==> flow/design.v <==
module cache_calc (
    input   logic           i_clk,
    input   logic           i_nreset,
    input   logic           i_srst,
    input   logic           i_en,
    input   logic   [29:0]  i_addr,  
    input   logic           i_wr_ready,
    output  logic           o_miss_cache,
    output  logic   [7:0]   o_mem_addr_cache,
    output  logic   [7:0]   o_mem_addr_load
    );
    logic   [21:0]  addr_tag;
    logic   [2:0]   addr_block;
    logic   [24:0]  addr_tag_block;
    logic   [4:0]   addr_word;
    logic   [2:0]   addr_group;
    logic   [7:0]   hit_tag_block_bus;
    logic   [2:0]   num_hit_tag_block;
    logic           hit_tag_block;
    logic           miss_tag_block;
    logic           miss_word_group;
    logic           reliability_full;
    logic           lru_bit_replace_en;
    logic           miss_block0;
    logic           hit_block0;
    logic           replace_block0;
    logic           miss_block1;
    logic           hit_block1;
    logic           replace_block1;
    logic           miss_block2;
    logic           hit_block2;
    logic           replace_block2;
    logic           miss_block3;
    logic           hit_block3;
    logic           replace_block3;
    logic           miss_block4;
    logic           hit_block4;
    logic           replace_block4;
    logic           miss_block5;
    logic           hit_block5;
    logic           replace_block5;
    logic           miss_block6;
    logic           hit_block6;
    logic           replace_block6;
    logic           miss_block7;
    logic           hit_block7;
    logic           replace_block7;
    logic   [6:0]   lru_bit;
    logic   [2:0]   num_fetch_block;
    logic   [24:0]  tag_block_mem [7:0];
    logic   [2:0]   addr_load_block;
    logic   [4:0]   addr_load_word;
    logic   [2:0]   dust_mem_sel_group;
    logic   [7:0]   dust_mem [7:0];
    assign addr_tag = i_addr[29:8];
    assign addr_block = i_addr[7:5];
    assign addr_tag_block = {addr_tag, addr_block};
    assign addr_word = i_addr[4:0];
    assign addr_group = addr_word[4:2];
    generate
    genvar i;
    for (i = 0; i < 8; i ++) begin: hit_gen
        assign hit_tag_block_bus[i] = i_en && tag_block_mem[i] == addr_tag_block;
    end endgenerate
    always_comb
        casex (hit_tag_block_bus)
            8'bxxxx_xxx1: num_hit_tag_block = 3'd0;
            8'bxxxx_xx10: num_hit_tag_block = 3'd1;
            8'bxxxx_x100: num_hit_tag_block = 3'd2;
            8'bxxxx_1000: num_hit_tag_block = 3'd3;
            8'bxxx1_0000: num_hit_tag_block = 3'd4;
            8'bxx10_0000: num_hit_tag_block = 3'd5;
            8'bx100_0000: num_hit_tag_block = 3'd6;
            8'b1000_0000: num_hit_tag_block = 3'd7;
            default: num_hit_tag_block = 3'd0;
        endcase
    assign hit_tag_block = |hit_tag_block_bus;
    assign miss_tag_block = i_en & !hit_tag_block;
    assign miss_word_group = i_en && dust_mem[num_hit_tag_block][addr_group] == 1'b0;
    assign o_miss_cache = miss_tag_block | miss_word_group;
    assign lru_bit_replace_en = i_en;
    assign miss_block0 = miss_tag_block & !lru_bit[6] & !lru_bit[4] & !lru_bit[0];
    assign hit_block0 = i_en && hit_tag_block && num_hit_tag_block == 'd0;
    assign replace_block0 = lru_bit_replace_en & (miss_block0 | hit_block0);
    assign miss_block1 = miss_tag_block & miss_tag_block & !lru_bit[6] & !lru_bit[4] & lru_bit[0];
    assign hit_block1 = i_en && hit_tag_block && num_hit_tag_block == 'd1;
    assign replace_block1 = lru_bit_replace_en & (miss_block1 | hit_block1);
    assign miss_block2 = miss_tag_block & !lru_bit[6] & lru_bit[4] & !lru_bit[1];
    assign hit_block2 = i_en && hit_tag_block && num_hit_tag_block == 'd2;
    assign replace_block2 = lru_bit_replace_en & (miss_block2 | hit_block2);
    assign miss_block3 = miss_tag_block & !lru_bit[6] & lru_bit[4] & lru_bit[1];
    assign hit_block3 = i_en && hit_tag_block && num_hit_tag_block == 'd3;
    assign replace_block3 = lru_bit_replace_en & (miss_block3 | hit_block3);
    assign miss_block4 = miss_tag_block & lru_bit[6] & !lru_bit[5] & !lru_bit[2];
    assign hit_block4 = i_en && hit_tag_block && num_hit_tag_block == 'd4;
    assign replace_block4 = lru_bit_replace_en & (miss_block4 | hit_block4);
    assign miss_block5 = miss_tag_block & lru_bit[6] & !lru_bit[5] & lru_bit[2];
    assign hit_block5 = i_en && hit_tag_block && num_hit_tag_block == 'd5;
    assign replace_block5 = lru_bit_replace_en & (miss_block5 | hit_block5);
    assign miss_block6 = miss_tag_block & lru_bit[6] & lru_bit[5] & !lru_bit[3];
    assign hit_block6 = i_en && hit_tag_block && num_hit_tag_block == 'd6;
    assign replace_block6 = lru_bit_replace_en & (miss_block6 | hit_block6);
    assign miss_block7 = miss_tag_block & lru_bit[6] & lru_bit[5] & lru_bit[3];
    assign hit_block7 = i_en && hit_tag_block && num_hit_tag_block == 'd7;
    assign replace_block7 = lru_bit_replace_en & (miss_block7 | hit_block7);
    always_ff @(posedge i_clk, negedge i_nreset)
        if (!i_nreset) lru_bit <= 'd0;
        else if (i_srst) lru_bit <= 'd0;
        else if (replace_block0) begin
            lru_bit[6] <= 1'b1;
            lru_bit[4] <= 1'b1;
            lru_bit[0] <= 1'b1;
        end
        else if (replace_block1) begin
            lru_bit[6] <= 1'b1;
            lru_bit[4] <= 1'b1;
            lru_bit[0] <= 1'b0;
        end
        else if (replace_block2) begin
            lru_bit[6] <= 1'b1;
            lru_bit[4] <= 1'b0;
            lru_bit[1] <= 1'b1;
        end
        else if (replace_block3) begin
            lru_bit[6] <= 1'b1;
            lru_bit[4] <= 1'b0;
            lru_bit[1] <= 1'b0;
        end
        else if (replace_block4) begin
            lru_bit[6] <= 1'b0;
            lru_bit[5] <= 1'b1;
            lru_bit[2] <= 1'b1;
        end
        else if (replace_block5) begin
            lru_bit[6] <= 1'b0;
            lru_bit[5] <= 1'b1;
            lru_bit[2] <= 1'b0;
        end
        else if (replace_block6) begin
            lru_bit[6] <= 1'b0;
            lru_bit[5] <= 1'b0;
            lru_bit[3] <= 1'b1;
        end
        else if (replace_block7) begin
            lru_bit[6] <= 1'b0;
            lru_bit[5] <= 1'b0;
            lru_bit[3] <= 1'b0;
        end
    always_comb
        casex (lru_bit)
            7'b0x0_xxx0: num_fetch_block = 3'd0;
            7'b0x0_xxx1: num_fetch_block = 3'd1;
            7'b0x1_xx0x: num_fetch_block = 3'd2;
            7'b0x1_xx1x: num_fetch_block = 3'd3;
            7'b10x_x0xx: num_fetch_block = 3'd4;
            7'b10x_x1xx: num_fetch_block = 3'd5;
            7'b11x_0xxx: num_fetch_block = 3'd6;
            7'b11x_1xxx: num_fetch_block = 3'd7;
            default: num_fetch_block = 3'd0;
        endcase
    always_ff @(posedge i_clk, negedge i_nreset)
        if (!i_nreset) for (int i = 0; i < 8; i ++) tag_block_mem[i] <= 'd0;
        else if (i_srst) for (int i = 0; i < 8; i ++) tag_block_mem[i] <= 'd0;
        else if (miss_tag_block) tag_block_mem[num_fetch_block] <= addr_tag_block;
    assign addr_load_block = o_mem_addr_load[7:5];
    assign addr_load_word = o_mem_addr_load[4:0];
    assign dust_mem_sel_group = addr_load_word[4:2];
    always_ff @(posedge i_clk, negedge i_nreset)
        if (!i_nreset) for (int i = 0; i < 8; i ++) dust_mem[i] <= 'd0;
        else if (i_srst) for (int i = 0; i < 8; i ++) dust_mem[i] <= 'd0;
        else if (miss_tag_block) dust_mem[num_fetch_block] <= 'd0;
        else if (i_wr_ready) dust_mem[addr_load_block][dust_mem_sel_group] <= 1'b1;
    assign o_mem_addr_cache = {num_hit_tag_block, addr_word};
    always_ff @(posedge i_clk, negedge i_nreset)
        if (!i_nreset) o_mem_addr_load <= 'd0;
        else if (i_srst) o_mem_addr_load <= 'd0;
        else if (i_en && miss_tag_block) o_mem_addr_load <= {num_fetch_block, addr_word};
        else if (i_en && miss_word_group) o_mem_addr_load <= {num_hit_tag_block, addr_word};
endmodule
module cache_ahb_ctrl_mem (
    input   logic           i_hclk,
    input   logic           i_hnreset,
    input   logic           i_hsel,
    input   logic   [31:0]  i_haddr,
    input   logic           i_hwrite,
    input   logic   [ 2:0]  i_hsize,
    input   logic   [ 2:0]  i_hburst,
    input   logic   [ 3:0]  i_hprot,
    input   logic   [ 1:0]  i_htrans,
    input   logic           i_hmastlock,
    input   logic           i_hready,
    input   logic   [31:0]  i_hwdata,
    output  logic           o_hready,
    output  logic           o_hresp,
    output  logic   [31:0]  o_hrdata,
    input   logic           i_nbypass,
    input   logic           i_d_cache_en,
    input   logic   [31:0]  i_climit,
    input   logic           i_prefetch_dis,
    input   logic           i_miss_cache,
    input   logic   [7:0]   i_calc_addr_cache,
    input   logic   [7:0]   i_calc_addr_load,
    output  logic           o_calc_srst,
    output  logic           o_calc_en,
    output  logic           o_calc_wr_rdy,
    output  logic   [29:0]  o_calc_addr,
    input   logic           i_sl_hready,
    input   logic           i_sl_hresp,
    input   logic   [31:0]  i_sl_hrdata,
    output  logic           o_sl_hsel,
    output  logic   [31:0]  o_sl_haddr,
    output  logic           o_sl_hwrite,
    output  logic   [2:0]   o_sl_hsize,
    output  logic   [2:0]   o_sl_hburst,
    output  logic   [3:0]   o_sl_hprot,
    output  logic   [1:0]   o_sl_htrans,
    output  logic           o_sl_hmastlock,
    output  logic           o_sl_hready,
    output  logic   [31:0]  o_sl_hwdata,
    input   logic   [31:0]  i_mem_rdata,
    output  logic           o_mem_en,
    output  logic           o_mem_we,
    output  logic   [7:0]   o_mem_addr
    );
    enum logic [3:0] {IDLE, READ_CACHE, PREREAD_FLASH, READ_FLASH,
                      POST_FLASH, READ_POST_FLASH, PREF_ADDR, PREF_DATA,
                      PRETHROUGH, THROUGH} state_list;
    logic           cache_area;
    logic           cache_en;
    logic           request;
    logic           request_read;
    logic           request_read_ready;
    logic           request_reg;
    logic   [31:0]  haddr;
    logic           hwrite;
    logic   [ 2:0]  hsize;
    logic   [ 2:0]  hburst;
    logic   [ 3:0]  hprot;
    logic   [ 1:0]  htrans;
    logic           hmastlock;
    logic   [31:0]  hwdata;
    logic           switch_read_cache;
    logic           switch_preread_flash;
    logic           switch_read_flash;
    logic           switch_pref_addr_pref;
    logic           switch_pref_addr;
    logic           switch_pref_data;
    logic           switch_prethrough;
    logic           switch_through;
    logic   [3:0]   current_state;
    logic   [3:0]   next_state;
    logic           state_idle;
    logic           state_read_cache;
    logic           state_preread_flash;
    logic           state_read_flash;
    logic           state_post_flash;
    logic           state_read_post_flash;
    logic           state_pref_addr;
    logic           state_pref_data;
    logic           state_pretrough;
    logic           state_through;
    logic           gen_addr_rst_flash;
    logic           gen_addr_rst_pref;
    logic           gen_addr_rst;
    logic           gen_addr_set_1;
    logic           gen_addr_inc_flash;
    logic           gen_addr_inc_pref;
    logic           gen_addr_inc;
    logic   [1:0]   gen_addr;
    logic           gen_addr_full;
    logic           mem_gen_addr_rst;
    logic           mem_gen_addr_replace;
    logic   [1:0]   mem_gen_addr;
    logic           mem_gen_addr_full;
    logic           pref_glob_en;
    logic           pref_glob_en_rst;
    logic           pref_full_frame_set;
    logic           pref_full_frame_rst;
    logic           pref_full_frame;
    logic           pref_haddr_full;
    logic           pref_addr_inc_addr;
    logic           pref_addr_inc_data;
    logic           pref_addr_inc;
    logic   [2:0]   pref_addr;
    logic   [27:0]  pref_addr_comb;
    logic           pref_addr_full;
    logic           pref_calc_en;
    logic           mux_request_read;
    logic           mux_read_flash;
    logic           mux_through;
    logic           mux_pref;
    logic           nbypass_reg;
    assign cache_area = i_haddr < i_climit;
    assign cache_en = i_nbypass & cache_area & (!i_hprot[0] | (i_hprot[0] & i_d_cache_en));
    assign request = i_hsel & i_htrans[1] & i_hready;
    assign request_read = request & !i_hwrite & cache_en;
    assign request_read_ready = request_read & o_hready;
    always_ff @(posedge i_hclk, negedge i_hnreset)
        if (!i_hnreset) request_reg <= 'd0;
        else request_reg <= request;
    always_ff @(posedge i_hclk, negedge i_hnreset)
        if (!i_hnreset) haddr <= 'd0;
        else if (request) haddr <= i_haddr;
    always_ff @(posedge i_hclk, negedge i_hnreset)
        if (!i_hnreset) hwrite <= 'd0;
        else if (request) hwrite <= i_hwrite;
    always_ff @(posedge i_hclk, negedge i_hnreset)
        if (!i_hnreset) hsize <= 'd0;
        else if (request) hsize <= i_hsize;
    always_ff @(posedge i_hclk, negedge i_hnreset)
        if (!i_hnreset) hburst <= 'd0;
        else if (request) hburst <= i_hburst;
    always_ff @(posedge i_hclk, negedge i_hnreset)
        if (!i_hnreset) hprot <= 'd0;
        else if (request) hprot <= i_hprot;
    always_ff @(posedge i_hclk, negedge i_hnreset)
        if (!i_hnreset) htrans <= 'd0;
        else if (request) htrans <= i_htrans;
    always_ff @(posedge i_hclk, negedge i_hnreset)
        if (!i_hnreset) hmastlock <= 'd0;
        else if (request) hmastlock <= i_hmastlock;
    always_ff @(posedge i_hclk, negedge i_hnreset)
        if (!i_hnreset) hwdata <= 'd0;
        else if (request_reg) hwdata <= i_hwdata;
    assign o_hready = !state_pretrough & !state_through & !state_preread_flash & !state_read_flash & !state_post_flash
                      | (state_through & i_sl_hready);
    assign o_hresp = state_through ? i_sl_hresp: 1'b0;
    assign o_hrdata = state_read_cache || state_read_post_flash ? i_mem_rdata:
                      state_through ? i_sl_hrdata: 'd0;
    assign switch_read_cache = request_read_ready & !i_miss_cache;
    assign switch_preread_flash = request_read_ready & i_miss_cache & !i_sl_hready;
    assign switch_read_flash = request_read_ready & i_miss_cache & i_sl_hready;
    assign switch_pref_addr_pref = pref_glob_en & !pref_addr_full & !pref_haddr_full;
    assign switch_pref_addr = state_idle & i_sl_hready & !request & !i_prefetch_dis & i_nbypass & switch_pref_addr_pref;
    assign switch_pref_data = !request & !i_hwrite & i_miss_cache & !gen_addr_full & !i_prefetch_dis & i_nbypass;
    assign switch_prethrough = i_hsel & i_htrans[1] & !cache_en & !i_sl_hready;
    assign switch_through = i_hsel & i_htrans[1] & !cache_en & i_sl_hready;
    always_ff @(posedge i_hclk, negedge i_hnreset)
        if (!i_hnreset) current_state <= IDLE;
        else current_state <= next_state;
    always_comb
        case (current_state)
            IDLE:
                if (switch_through)
                    next_state = THROUGH;
                else if (switch_prethrough)
                    next_state = PRETHROUGH;
                else if (switch_read_cache)
                    next_state = READ_CACHE;
                else if (switch_preread_flash)
                    next_state = PREREAD_FLASH;
                else if (switch_read_flash)
                    next_state = READ_FLASH;
                else if (switch_pref_addr)
                    next_state = PREF_ADDR;
                else
                    next_state = IDLE;
            READ_CACHE:
                if (switch_through)
                    next_state = THROUGH;
                else if (switch_prethrough)
                    next_state = PRETHROUGH;
                else if (switch_preread_flash)
                    next_state = PREREAD_FLASH;
                else if (switch_read_flash)
                    next_state = READ_FLASH;
                else if (!request_read_ready)
                    next_state = IDLE;
                else
                    next_state = READ_CACHE;
            PREREAD_FLASH:
                if (i_sl_hready)
                    next_state = READ_FLASH;
                else
                    next_state = PREREAD_FLASH;
            READ_FLASH:
                if (o_calc_wr_rdy)
                    next_state = POST_FLASH;
                else
                    next_state = READ_FLASH;
            POST_FLASH:
                next_state = READ_POST_FLASH;
            READ_POST_FLASH:
                if (switch_through)
                    next_state = THROUGH;
                else if (switch_prethrough)
                    next_state = PRETHROUGH;
                else if (switch_read_cache)
                    next_state = READ_CACHE;
                else if (!request_read_ready)
                    next_state = IDLE;
                else
                    next_state = READ_FLASH;
            PREF_ADDR:
                if (switch_through)
                    next_state = THROUGH;
                else if (switch_prethrough)
                    next_state = PRETHROUGH;
                else if (switch_read_cache)
                    next_state = READ_CACHE;
                else if (switch_preread_flash)
                    next_state = PREREAD_FLASH;
                else if (switch_read_flash)
                    next_state = READ_FLASH;
                else if (i_prefetch_dis || (pref_addr_full && !i_miss_cache))
                    next_state = IDLE;
                else if (switch_pref_data)
                    next_state = PREF_DATA;
                else
                    next_state = PREF_ADDR;
            PREF_DATA:
                if (switch_through)
                    next_state = THROUGH;
                else if (switch_prethrough)
                    next_state = PRETHROUGH;
                else if (switch_read_cache)
                    next_state = READ_CACHE;
                else if (switch_preread_flash)
                    next_state = PREREAD_FLASH;
                else if (switch_read_flash)
                    next_state = READ_FLASH;
                else if (i_prefetch_dis || (pref_full_frame && mem_gen_addr_full && o_calc_wr_rdy))
                    next_state = IDLE;
                else if (switch_pref_addr && !i_miss_cache)
                    next_state = PREF_ADDR;
                else
                    next_state = PREF_DATA;
            PRETHROUGH:
                if (i_sl_hready)
                    next_state = THROUGH;
                else
                    next_state = PRETHROUGH;
            THROUGH:
                if (switch_read_cache)
                    next_state = READ_CACHE;
                else if (switch_preread_flash)
                    next_state = PREREAD_FLASH;
                else if (switch_read_flash)
                    next_state = READ_FLASH;
                else if (i_sl_hready && !request)
                    next_state = IDLE;
                else
                    next_state = THROUGH;
            default:
                next_state = IDLE;
        endcase
    assign state_idle = current_state == IDLE;
    assign state_read_cache = current_state == READ_CACHE;
    assign state_preread_flash = current_state == PREREAD_FLASH;
    assign state_read_flash = current_state == READ_FLASH;
    assign state_post_flash = current_state == POST_FLASH;
    assign state_read_post_flash = current_state == READ_POST_FLASH;
    assign state_pref_addr = current_state == PREF_ADDR;
    assign state_pref_data = current_state == PREF_DATA;
    assign state_pretrough = current_state == PRETHROUGH;
    assign state_through = current_state == THROUGH;
    assign gen_addr_rst_flash = !state_read_flash | (state_read_flash & o_calc_wr_rdy);
    assign gen_addr_rst_pref = !state_pref_addr & !state_pref_data;
    assign gen_addr_rst = !gen_addr_set_1
        & ((switch_read_flash & !i_sl_hready) | (gen_addr_rst_flash & gen_addr_rst_pref));
    assign gen_addr_set_1 = (switch_read_flash | state_preread_flash) & i_sl_hready;
    assign gen_addr_inc_flash = (state_read_flash & i_sl_hready & !mem_gen_addr_full);
    assign gen_addr_inc_pref = (state_pref_addr & i_miss_cache) | (state_pref_data & i_sl_hready & !pref_full_frame);
    assign gen_addr_inc = !gen_addr_rst & !gen_addr_set_1 & (gen_addr_inc_flash | gen_addr_inc_pref);
    always_ff @(posedge i_hclk, negedge i_hnreset)
        if (!i_hnreset) gen_addr <= 'd0;
        else if (gen_addr_rst) gen_addr <= 'd0;
        else if (gen_addr_set_1) gen_addr <= 2'd1;
        else if (gen_addr_inc) gen_addr <= gen_addr + 2'd1;
    assign gen_addr_full = &gen_addr;
    assign mem_gen_addr_rst = switch_read_flash | switch_pref_addr;
    assign mem_gen_addr_replace = o_mem_we;
    always_ff @(posedge i_hclk, negedge i_hnreset)
        if (!i_hnreset) mem_gen_addr <= 'd0;
        else if (mem_gen_addr_rst) mem_gen_addr <= 'd0;
        else if (mem_gen_addr_replace) mem_gen_addr <= gen_addr;
    assign mem_gen_addr_full = &mem_gen_addr;
    assign o_mem_en = switch_read_cache | o_mem_we | state_post_flash;
    assign o_mem_we = (state_read_flash | state_pref_data) & i_sl_hready;
    always_comb
        casex ({switch_read_cache, state_read_flash, state_post_flash, state_pref_data})
            4'b1xxx: o_mem_addr = i_calc_addr_cache;
            4'b01xx: o_mem_addr = {i_calc_addr_load[7:2], mem_gen_addr};
            4'b001x: o_mem_addr = i_calc_addr_load;
            4'b0001: o_mem_addr = {i_calc_addr_load[7:2], mem_gen_addr};
            default: o_mem_addr = 'd0;
        endcase
    assign pref_glob_en_rst = state_through | !i_nbypass | i_prefetch_dis;
    always_ff @(posedge i_hclk, negedge i_hnreset)
        if (!i_hnreset) pref_glob_en <= 'd0;
        else if (pref_glob_en_rst) pref_glob_en <= 1'b0;
        else if (request_read_ready) pref_glob_en <= 1'b1;
    assign pref_full_frame_set = pref_addr_full & gen_addr_full & gen_addr_inc;
    assign pref_full_frame_rst = mem_gen_addr_full & mem_gen_addr_replace & o_calc_wr_rdy;
    always_ff @(posedge i_hclk, negedge i_hnreset)
        if (!i_hnreset) pref_full_frame <= 'd0;
        else if (pref_full_frame_set) pref_full_frame <= 1'b1;
        else if (pref_full_frame_rst) pref_full_frame <= 1'b0;
    assign pref_haddr_full = haddr[6:4] == 3'h7;
    assign pref_addr_inc_addr = state_pref_addr & !i_miss_cache;
    assign pref_addr_inc_data = state_pref_data & gen_addr_full & gen_addr_inc;
    assign pref_addr_inc = (pref_addr_inc_addr | pref_addr_inc_data) & !pref_addr_full;
    always_ff @(posedge i_hclk, negedge i_hnreset)
        if (!i_hnreset) pref_addr <= 'd0;
        else if (switch_pref_addr) pref_addr <= haddr[6:4] + 3'h1;
        else if (pref_addr_inc) pref_addr <= pref_addr + 3'h1;
    assign pref_addr_comb = {haddr[31:7], pref_addr};
    assign pref_addr_full = &pref_addr;
    assign pref_calc_en = !request_read & (state_pref_addr | (state_pref_data & o_calc_wr_rdy & !pref_full_frame));
    assign mux_request_read = request_read & i_miss_cache;
    assign mux_read_flash = state_read_flash & !mem_gen_addr_full | state_preread_flash;
    assign mux_through = (switch_through | state_through) & !switch_read_cache;
    assign mux_pref = (state_pref_addr | state_pref_data) & !pref_full_frame;
    always_comb
        casex ({mux_request_read, mux_read_flash, state_pretrough, mux_through, mux_pref})
            5'b1_xxxx:
                begin
                    o_sl_hsel = 1'b1;
                    o_sl_haddr = {i_haddr[31:4], 4'h0};
                    o_sl_hwrite = 1'b0;
                    o_sl_hsize = 3'h2;
                    o_sl_hburst = i_hburst;
                    o_sl_hprot = i_hprot;
                    o_sl_htrans = i_htrans;
                    o_sl_hmastlock = i_hmastlock;
                    o_sl_hready = i_hready & i_sl_hready;
                    o_sl_hwdata = i_hwdata;
                end
            5'b0_1xxx:
                begin
                    o_sl_hsel = !mem_gen_addr_full;
                    o_sl_haddr = {haddr[31:4], gen_addr, 2'h0};
                    o_sl_hwrite = 1'b0;
                    o_sl_hsize = 3'h2;
                    o_sl_hburst = hburst;
                    o_sl_hprot = hprot;
                    o_sl_htrans = htrans;
                    o_sl_hmastlock = hmastlock;
                    o_sl_hready = i_sl_hready;
                    o_sl_hwdata = 32'd0;
                end
            5'b0_01xx:
                begin
                    o_sl_hsel = 1'b1;
                    o_sl_haddr = haddr;
                    o_sl_hwrite = hwrite;
                    o_sl_hsize = hsize;
                    o_sl_hburst = hburst;
                    o_sl_hprot = hprot;
                    o_sl_htrans = htrans;
                    o_sl_hmastlock = hmastlock;
                    o_sl_hready = i_sl_hready;
                    o_sl_hwdata = hwdata;
                end
            5'b0_001x:
                begin
                    o_sl_hsel = i_hsel;
                    o_sl_haddr = i_haddr;
                    o_sl_hwrite = i_hwrite;
                    o_sl_hsize = i_hsize;
                    o_sl_hburst = i_hburst;
                    o_sl_hprot = i_hprot;
                    o_sl_htrans = i_htrans;
                    o_sl_hmastlock = i_hmastlock;
                    o_sl_hready = i_hready;
                    o_sl_hwdata = i_hwdata;
                end
            5'b0_0001:
                begin
                    o_sl_hsel = !pref_full_frame;
                    o_sl_haddr = {pref_addr_comb, gen_addr, 2'h0};
                    o_sl_hwrite = 1'b0;
                    o_sl_hsize = 3'h2;
                    o_sl_hburst = 3'h0;
                    o_sl_hprot = 4'h1;
                    o_sl_htrans = 2'h2;
                    o_sl_hmastlock = 1'b0;
                    o_sl_hready = i_sl_hready;
                    o_sl_hwdata = 32'd0;
                end
            default:
                begin
                    o_sl_hsel = 1'b0;
                    o_sl_haddr = 32'd0;
                    o_sl_hwrite = 1'b0;
                    o_sl_hsize = 3'h0;
                    o_sl_hburst = 3'h0;
                    o_sl_hprot = 4'h0;
                    o_sl_htrans = 2'h0;
                    o_sl_hmastlock = 1'b0;
                    o_sl_hready = i_sl_hready;
                    o_sl_hwdata = i_hwdata;
                end
        endcase
    always_ff @(posedge i_hclk, negedge i_hnreset)
        if (!i_hnreset) nbypass_reg <= 'd0;
        else nbypass_reg <= i_nbypass;
    assign o_calc_srst = i_nbypass & !nbypass_reg;
    assign o_calc_en = request_read_ready | pref_calc_en;
    assign o_calc_wr_rdy = mem_gen_addr_full & o_mem_we;
    assign o_calc_addr = request_read_ready ? i_haddr[31:2]: {pref_addr_comb, 2'h0};
endmodule
module cache (
    input   logic           i_hclk,
    input   logic           i_hnreset,
    input   logic           i_hsel_m,
    input   logic   [31:0]  i_haddr_m,
    input   logic           i_hwrite_m,
    input   logic   [ 2:0]  i_hsize_m,
    input   logic   [ 2:0]  i_hburst_m,
    input   logic   [ 3:0]  i_hprot_m,
    input   logic   [ 1:0]  i_htrans_m,
    input   logic           i_hmastlock_m,
    input   logic           i_hready_m,
    input   logic   [31:0]  i_hwdata_m,
    output  logic           o_hready_m,
    output  logic           o_hresp_m,
    output  logic   [31:0]  o_hrdata_m,
    input   logic           i_nbypass,
    input   logic   [31:0]  i_climit,
    input   logic           i_d_cache_en,
    output  logic           o_hsel_sl,
    output  logic           o_hready_i_sl,
    output  logic   [31:0]  o_haddr_sl,
    output  logic           o_hwrite_sl,
    output  logic   [2:0]   o_hsize_sl,
    output  logic   [1:0]   o_htrans_sl,
    output  logic   [31:0]  o_hwdata_sl,
    input   logic   [31:0]  i_hrdata_sl,
    input   logic           i_hready_o_sl,
    input   logic           i_hresp_sl,
    output  logic           o_mem_en,
    output  logic           o_mem_we,
    output  logic   [7:0]   o_mem_addr,
    output  logic   [31:0]  o_mem_wdata,
    input   logic   [31:0]  i_mem_rdata
    );
    logic           miss_cache;
    logic           calc_sync_rst;
    logic           calc_en;
    logic   [29:0]  calc_addr;
    logic           calc_wr_rdy;
    logic   [7:0]   calc_mem_addr_cache;
    logic   [7:0]   calc_mem_addr_load;
    logic   [31:0]  mem_rdata;
    logic           mem_en;
    logic           mem_we;
    logic   [7:0]   mem_addr;
    cache_ahb_ctrl_mem cache_ahb_ctrl_mem (
        .i_hclk (i_hclk),
        .i_hnreset (i_hnreset),
        .i_hsel (i_hsel_m),
        .i_haddr (i_haddr_m),
        .i_hwrite (i_hwrite_m),
        .i_hsize (i_hsize_m),
        .i_hburst (i_hburst_m),
        .i_hprot (i_hprot_m),
        .i_htrans (i_htrans_m),
        .i_hmastlock (i_hmastlock_m),
        .i_hready (i_hready_m),
        .i_hwdata (i_hwdata_m),
        .o_hready (o_hready_m),
        .o_hresp (o_hresp_m),
        .o_hrdata (o_hrdata_m),
        .i_nbypass (i_nbypass),
        .i_d_cache_en (i_d_cache_en),
        .i_climit (i_climit),
        .i_prefetch_dis (1'b1),
        .i_miss_cache (miss_cache),
        .i_calc_addr_cache (calc_mem_addr_cache),
        .i_calc_addr_load (calc_mem_addr_load),
        .o_calc_srst (calc_sync_rst),
        .o_calc_en (calc_en),
        .o_calc_wr_rdy (calc_wr_rdy),
        .o_calc_addr (calc_addr),
        .i_sl_hready (i_hready_o_sl),
        .i_sl_hresp (i_hresp_sl),
        .i_sl_hrdata (i_hrdata_sl),
        .o_sl_hsel (o_hsel_sl),
        .o_sl_haddr (o_haddr_sl),
        .o_sl_hwrite (o_hwrite_sl),
        .o_sl_hsize (o_hsize_sl),
        .o_sl_hburst (),
        .o_sl_hprot (),
        .o_sl_htrans (o_htrans_sl),
        .o_sl_hmastlock (),
        .o_sl_hready (o_hready_i_sl),
        .o_sl_hwdata (o_hwdata_sl),
        .i_mem_rdata (mem_rdata),
        .o_mem_en (mem_en),
        .o_mem_we (mem_we),
        .o_mem_addr (mem_addr)
        );
    cache_calc cache_calc (
        .i_clk (i_hclk),
        .i_nreset (i_hnreset),
        .i_srst (calc_sync_rst),
        .i_en (calc_en),
        .i_addr (calc_addr),
        .i_wr_ready (calc_wr_rdy),
        .o_miss_cache (miss_cache),
        .o_mem_addr_cache (calc_mem_addr_cache),
        .o_mem_addr_load (calc_mem_addr_load)
        );
    assign o_mem_en = mem_en;
    assign o_mem_we = mem_we;
    assign o_mem_addr = mem_addr;
    assign o_mem_wdata = i_hrdata_sl;
    assign mem_rdata = i_mem_rdata;
endmodule
# --- Tool chain data of cache ---
# Tool output for the design above, in the order of the flow.
# Lines are those of the file above, counted from 1.
# Operators carry their Yosys type and port widths (W data, S select, Z words).
# Cell names lack the library's common part.
design:
  design: "cache"
  clock: "i_hclk"
  lib: "sky130hd"
  pvt_corner: "tt_025C_1v80"

# --- Word-level counts ---
# Yosys after proc, flatten, opt, wreduce and memory -nomap, before mapping. Print and check cells are not counted.
op_classes:
  eq_ne: 81
  n_shift: 2
  addsub: 3
  mux: 154
  reduce_logical: 124
  n_logic: 116
  compare: 1
op_table:
  columns: ["operator", "n"]
  rows:
  - ["$mux W25", 24]
  - ["$mux W8", 43]
  - ["$eq A25 B25 Y1", 8]
  - ["$pmux W32 S5", 1]
  - ["$reduce_or A7 Y1", 16]
  - ["$and A1 B1 Y1", 73]
  - ["$and A8 B8 Y8", 8]
  - ["$or A8 B8 Y8", 8]
  - ["$pmux W32 S2", 1]
  - ["$pmux W8 S8", 1]
  - ["$mux W32", 2]
  - ["$mux W4", 15]
  - ["$eq A3 B3 Y1 const B", 17]
  - ["$mux W1", 49]
  - ["$lt A32 B32 Y1", 1]
  - ["$pmux W4 S8", 1]
  - ["$reduce_and A3 Y1", 10]
  - ["$mux W30", 1]
  - ["$logic_not A1 Y1", 29]
  - ["$or A1 B1 Y1", 25]
  - ["$ne A3 B1 Y1 const B", 8]
  - ["$eq A3 B2 Y1 const B", 8]
  - ["$ne A3 B3 Y1 const B", 8]
  - ["$pmux W8 S3", 1]
  - ["$pmux W3 S8", 1]
  - ["$reduce_bool A2 Y1", 11]
  - ["$logic_and A1 B1 Y1", 21]
  - ["$reduce_bool A3 Y1", 7]
# Not listed: further kinds 38, cells in them 83.
word_totals:
  wordCells: 517
  regBits: 363

# --- Longest topological paths ---
# Longest topological path by Yosys (ltp), each cell counted once; first at word level (registers and memories cut), then after technology mapping (sequential cells cut; the memories' decode and read muxes count).
depth:
  word_depth: 31
  abc_area: 1
  mapped_depth: 46
  mapped_depth_nobuf: 44

# --- Netlist ---
# The flow's flattened synthesis, as Yosys stat reports it; memories are mapped. The netlist is that of the ABC_AREA named above (0 if unset); the other value can give another one.
# The area totals of this step are shown rounded.
mapped:
  seq_area_um2: 9085
  ff_cells: 363
  cell_count: 3160
  synth_area_um2: 22150
by_type:
  columns: ["cell_type", "n", "type_area_um2"]
  rows:
  - ["dfrtp_1", 362, 9.06E+03]
  - ["nand2_1", 1018, 3.82E+03]
  - ["inv_1", 445, 1.67E+03]
  - ["o21ai_0", 285, 1.43E+03]
  - ["nand3_1", 257, 1.29E+03]
  - ["nor2_1", 188, 705.677]
  - ["a21oi_1", 104, 520.499]
  - ["ha_1", 34, 425.408]
  - ["nand4_1", 50, 312.8]
  - ["buf_4", 40, 300.288]
  - ["o21ai_1", 52, 260.25]
  - ["clkbuf_1", 66, 247.738]
  - ["mux2_2", 19, 213.955]
  - ["nand4_2", 17, 212.704]
  - ["nand2_2", 33, 206.448]
  - ["mux2_1", 18, 202.694]
  - ["xor2_1", 23, 201.443]
  - ["buf_2", 35, 175.168]
# Other cell types: 33; their cells: 114.

# --- Worst setup path after synthesis ---
# Path of least setup slack by OpenSTA after synthesis, without wires, with an ideal clock, recovery checks aside; 20% of the period is set as input and as output delay. Where synthesis merged equal registers, the netlist keeps one of their names.
synth_path:
  kind: "input to output"
  startpoint: "input i_climit[21]"
  endpoint: "output o_hwdata_sl[18]"
  arrival_ns: 6.469
  path_buffers: 4
  slack_ns: 3.131
  required_ns: 9.600
  path_delay_ns: 4.069
  period_ns: 12.0
  path_stages: 39
  output_delay_ns: 2.400
  in_delay_ns: 2.400
  period_less_setup_slack_ns: 8.869
# "path_delay_ns" is the arrival time less input delay plus setup time.
# At an output port there is no setup time.
# "path_stages": output pins that drive a net of the path, with the launching flip-flop's if there is one; two outputs of one cell count as two.
# "period_less_setup_slack_ns" = period - worst setup slack (recovery checks aside). The figure is calculated, with input and output delays left at 20% of the set period.
# Between the ends stands the longest chain of elaborated cells between them, by number of cells; it is not shown to be the way that was timed. Of several equally long chains one is given.
# Each line given opens the expression or statement behind the cell; cells for indexed reads and writes are added by Yosys, which also makes memories of some case tables.
synth_between:
  path_cell_list: "inv_1 -> ha_1 -> a21oi_1 -> nor2_1 -> nor2_1 -> nand3_1 -> a21oi_1 -> nand3_2 -> nor2_4 -> buf_6 -> nand4_1 -> nand2_4 -> nand2_1 -> nand2_1 -> nand2_1 -> nor2_1 -> nand2_1 -> nor2_1 -> [... 3 more ...] -> nand3_1 -> nand2_2 -> nor2_4 -> buf_6 -> nand3_1 -> nand2_1 -> nor2_1 -> nand2_1 -> nand2_1 -> nand3_1 -> nand3_1 -> nand3_4 -> nand2_4 -> inv_4 -> nand4_4 -> buf_6 -> buf_4 -> o21ai_1"
  elab_chain_len: 23
  cells_between: 63
  cone_classes: "compare (1); eq/ne (25); shift (1); mux (4); logic (15); reduce/logical (17)"
synth_rtl:
  columns: ["item", "line", "source"]
  rows:
  - ["from (decl)", 620, "input   logic   [31:0]  i_climit,"]
  - ["$lt A32 B32 Y1", 293, "assign cache_area = i_haddr < i_climit;"]
  - ["$and A1 B1 Y1 (2 in a row)", 294, "assign cache_en = i_nbypass & cache_area & (!i_hprot[0] | (i_hprot[0] & i_d_cache_en));"]
  - ["$and A1 B1 Y1", 296, "assign request_read = request & !i_hwrite & cache_en;"]
  - ["$logic_not A1 Y1", 509, "assign pref_calc_en = !request_read & (state_pref_addr | (state_pref_data & o_calc_wr_rdy & !pref_full_frame)) ..."]
  - ["$and A1 B1 Y1", 509, null]
  - ["$or A1 B1 Y1", 599, "assign o_calc_en = request_read_ready | pref_calc_en;"]
  - ["$logic_and A1 B1 Y1", 63, "assign hit_tag_block_bus[i] = i_en && tag_block_mem[i] == addr_tag_block;"]
  - ["[... 8 more ...]", null, null]
  - ["$logic_not A1 Y1", 330, "assign switch_read_cache = request_read_ready & !i_miss_cache;"]
  - ["$and A1 B1 Y1", 330, null]
  - ["$logic_not A1 Y1", 512, "assign mux_through = (switch_through | state_through) & !switch_read_cache;"]
  - ["$and A1 B1 Y1", 512, null]
  - ["$eq A5 B1 Y1", 515, "casex ({mux_request_read, mux_read_flash, state_pretrough, mux_through, mux_pref})"]
  - ["$reduce_or A2 Y1", null, null]
  - ["$pmux W32 S2", 515, null]
  - ["to (decl)", 628, "output  logic   [31:0]  o_hwdata_sl,"]

# --- Timing after layout ---
# From the final timing report of run 3: the path of least setup slack in the routed layout; clock arrival at registers is part of the times.
layout_path:
  kind: "input to output"
  startpoint: "input i_haddr_m[21]"
  endpoint: "output o_haddr_sl[18]"
  in_delay_ns: 2.40
  required_ns: 9.60
  output_delay_ns: 2.40
  path_stages: 38
  arrival_ns: 9.34
  path_buffers: 4
  period_ns: 12.0
  slack_ns: 0.26
# Between the ends stands the longest chain of elaborated cells between them, by number of cells; it is not shown to be the way that was timed. Of several equally long chains one is given.
layout_between:
  path_cell_list: "clkdlybuf4s50_1 -> ha_1 -> a21oi_1 -> nor2_1 -> nor2_1 -> nand3_1 -> a21oi_1 -> nand3_2 -> nor2_4 -> buf_4 -> nand3_4 -> nand2_2 -> nand2_2 -> nand2_1 -> nand2_1 -> nor2_1 -> nand2_1 -> nor2_1 -> [... 2 more ...] -> nor2_1 -> nor2_1 -> nand3_1 -> o21ai_0 -> nor2_1 -> nand2_1 -> nand2_1 -> nand3_1 -> nand3_1 -> nand3_4 -> nand2_4 -> inv_6 -> nand2_4 -> nand2_1 -> buf_12 -> nand2_1 -> nand2_1 -> clkdlybuf4s50_1"
  elab_chain_len: 22
  cells_between: 63
  cone_classes: "compare (1); eq/ne (26); shift (1); mux (4); logic (15); reduce/logical (16)"
layout_rtl:
  columns: ["item", "line", "source"]
  rows:
  - ["from (decl)", 607, "input   logic   [31:0]  i_haddr_m,"]
  - ["$lt A32 B32 Y1", 293, "assign cache_area = i_haddr < i_climit;"]
  - ["$and A1 B1 Y1 (2 in a row)", 294, "assign cache_en = i_nbypass & cache_area & (!i_hprot[0] | (i_hprot[0] & i_d_cache_en));"]
  - ["$and A1 B1 Y1", 296, "assign request_read = request & !i_hwrite & cache_en;"]
  - ["$logic_not A1 Y1", 509, "assign pref_calc_en = !request_read & (state_pref_addr | (state_pref_data & o_calc_wr_rdy & !pref_full_frame)) ..."]
  - ["$and A1 B1 Y1", 509, null]
  - ["$or A1 B1 Y1", 599, "assign o_calc_en = request_read_ready | pref_calc_en;"]
  - ["$logic_and A1 B1 Y1", 63, "assign hit_tag_block_bus[i] = i_en && tag_block_mem[i] == addr_tag_block;"]
  - ["[... 7 more ...]", null, null]
  - ["$or A1 B1 Y1", 80, "assign o_miss_cache = miss_tag_block | miss_word_group;"]
  - ["$logic_not A1 Y1", 330, "assign switch_read_cache = request_read_ready & !i_miss_cache;"]
  - ["$and A1 B1 Y1", 330, null]
  - ["$logic_not A1 Y1", 512, "assign mux_through = (switch_through | state_through) & !switch_read_cache;"]
  - ["$and A1 B1 Y1", 512, null]
  - ["$eq A5 B1 Y1", 515, "casex ({mux_request_read, mux_read_flash, state_pretrough, mux_through, mux_pref})"]
  - ["$pmux W32 S5", 515, null]
  - ["to (decl)", 624, "output  logic   [31:0]  o_haddr_sl,"]

# Measured results for cache: 3 stored runs of the Yosys and OpenROAD flow on sky130hd. The settings differ; the order carries no meaning. The constraints put input and output delay at 20% of the set period each and load the outputs with 0.01 pF.
# "achieved_period_ns" is the run's clock period less its worst setup slack. It is reckoned from that one timing run; input and output delays stay at 20% of the period that was set.
# "critical_path_time_ns" = time allowed to the worst setup path (clock period - input delay - output delay, where it has them) - its slack; a late launch clock adds to it, a late capture clock takes from it.
# "final_power_uw" rests on the timing tool's default activity at the inputs, not on a simulated workload.
# Measured values are rounded.
runs:
  - name: "run 1"
    settings:
      CELL_PAD_IN_SITES_DETAIL_PLACEMENT: 1
      CELL_PAD_IN_SITES_GLOBAL_PLACEMENT: 3
      CORE_UTILIZATION: 72
      CTS_CLUSTER_SIZE: 17
      HOLD_SLACK_MARGIN: 0.28
      MAX_ROUTING_LAYER: "met5"
      MIN_ROUTING_LAYER: "met2"
      PLACE_DENSITY_LB_ADDON: 0.25
      SETUP_SLACK_MARGIN: 0.46
      period_ns: 12.0
      CAP_MARGIN: 20
      CORE_MARGIN: 2
      SLEW_MARGIN: 20
    outcome: "not finished: placement ended with error FLW-0024"
  - name: "run 2"
    settings:
      CELL_PAD_IN_SITES_GLOBAL_PLACEMENT: 2
      CORE_UTILIZATION: 67
      CTS_CLUSTER_SIZE: 35
      HOLD_SLACK_MARGIN: 0.26
      MAX_ROUTING_LAYER: "met4"
      PLACE_DENSITY_LB_ADDON: 0.28
      period_ns: 9.0
      CAP_MARGIN: 20
      CORE_MARGIN: 2
      SLEW_MARGIN: 20
    outcome: "not finished: placement ended with error FLW-0024"
  - name: "run 3"
    settings:
      ABC_AREA: 1
      CAP_MARGIN: 25
      CORE_ASPECT_RATIO: 1.12
      CORE_MARGIN: 4
      CORE_UTILIZATION: 65
      CTS_CLUSTER_DIAMETER: 107
      CTS_CLUSTER_SIZE: 94
      HOLD_SLACK_MARGIN: 0.09
      MAX_ROUTING_LAYER: "met4"
      PLACE_DENSITY: 0.42
      SLEW_MARGIN: 25
      period_ns: 12.0
    results:
      final_hold_ws_ns: 0.504
      fin_ws_ns: 0.257
      critical_path_time_ns: 6.94
      worstPathKind: "input to output"
      setup_tns_ns: 0.000
      final_power_uw: 3837
      final_cell_area_um2: 26290
      die_area_um2: 37100
      layout_utilization_frac: 0.783
      achieved_period_ns: 11.743
      ys_area_um2: 22150
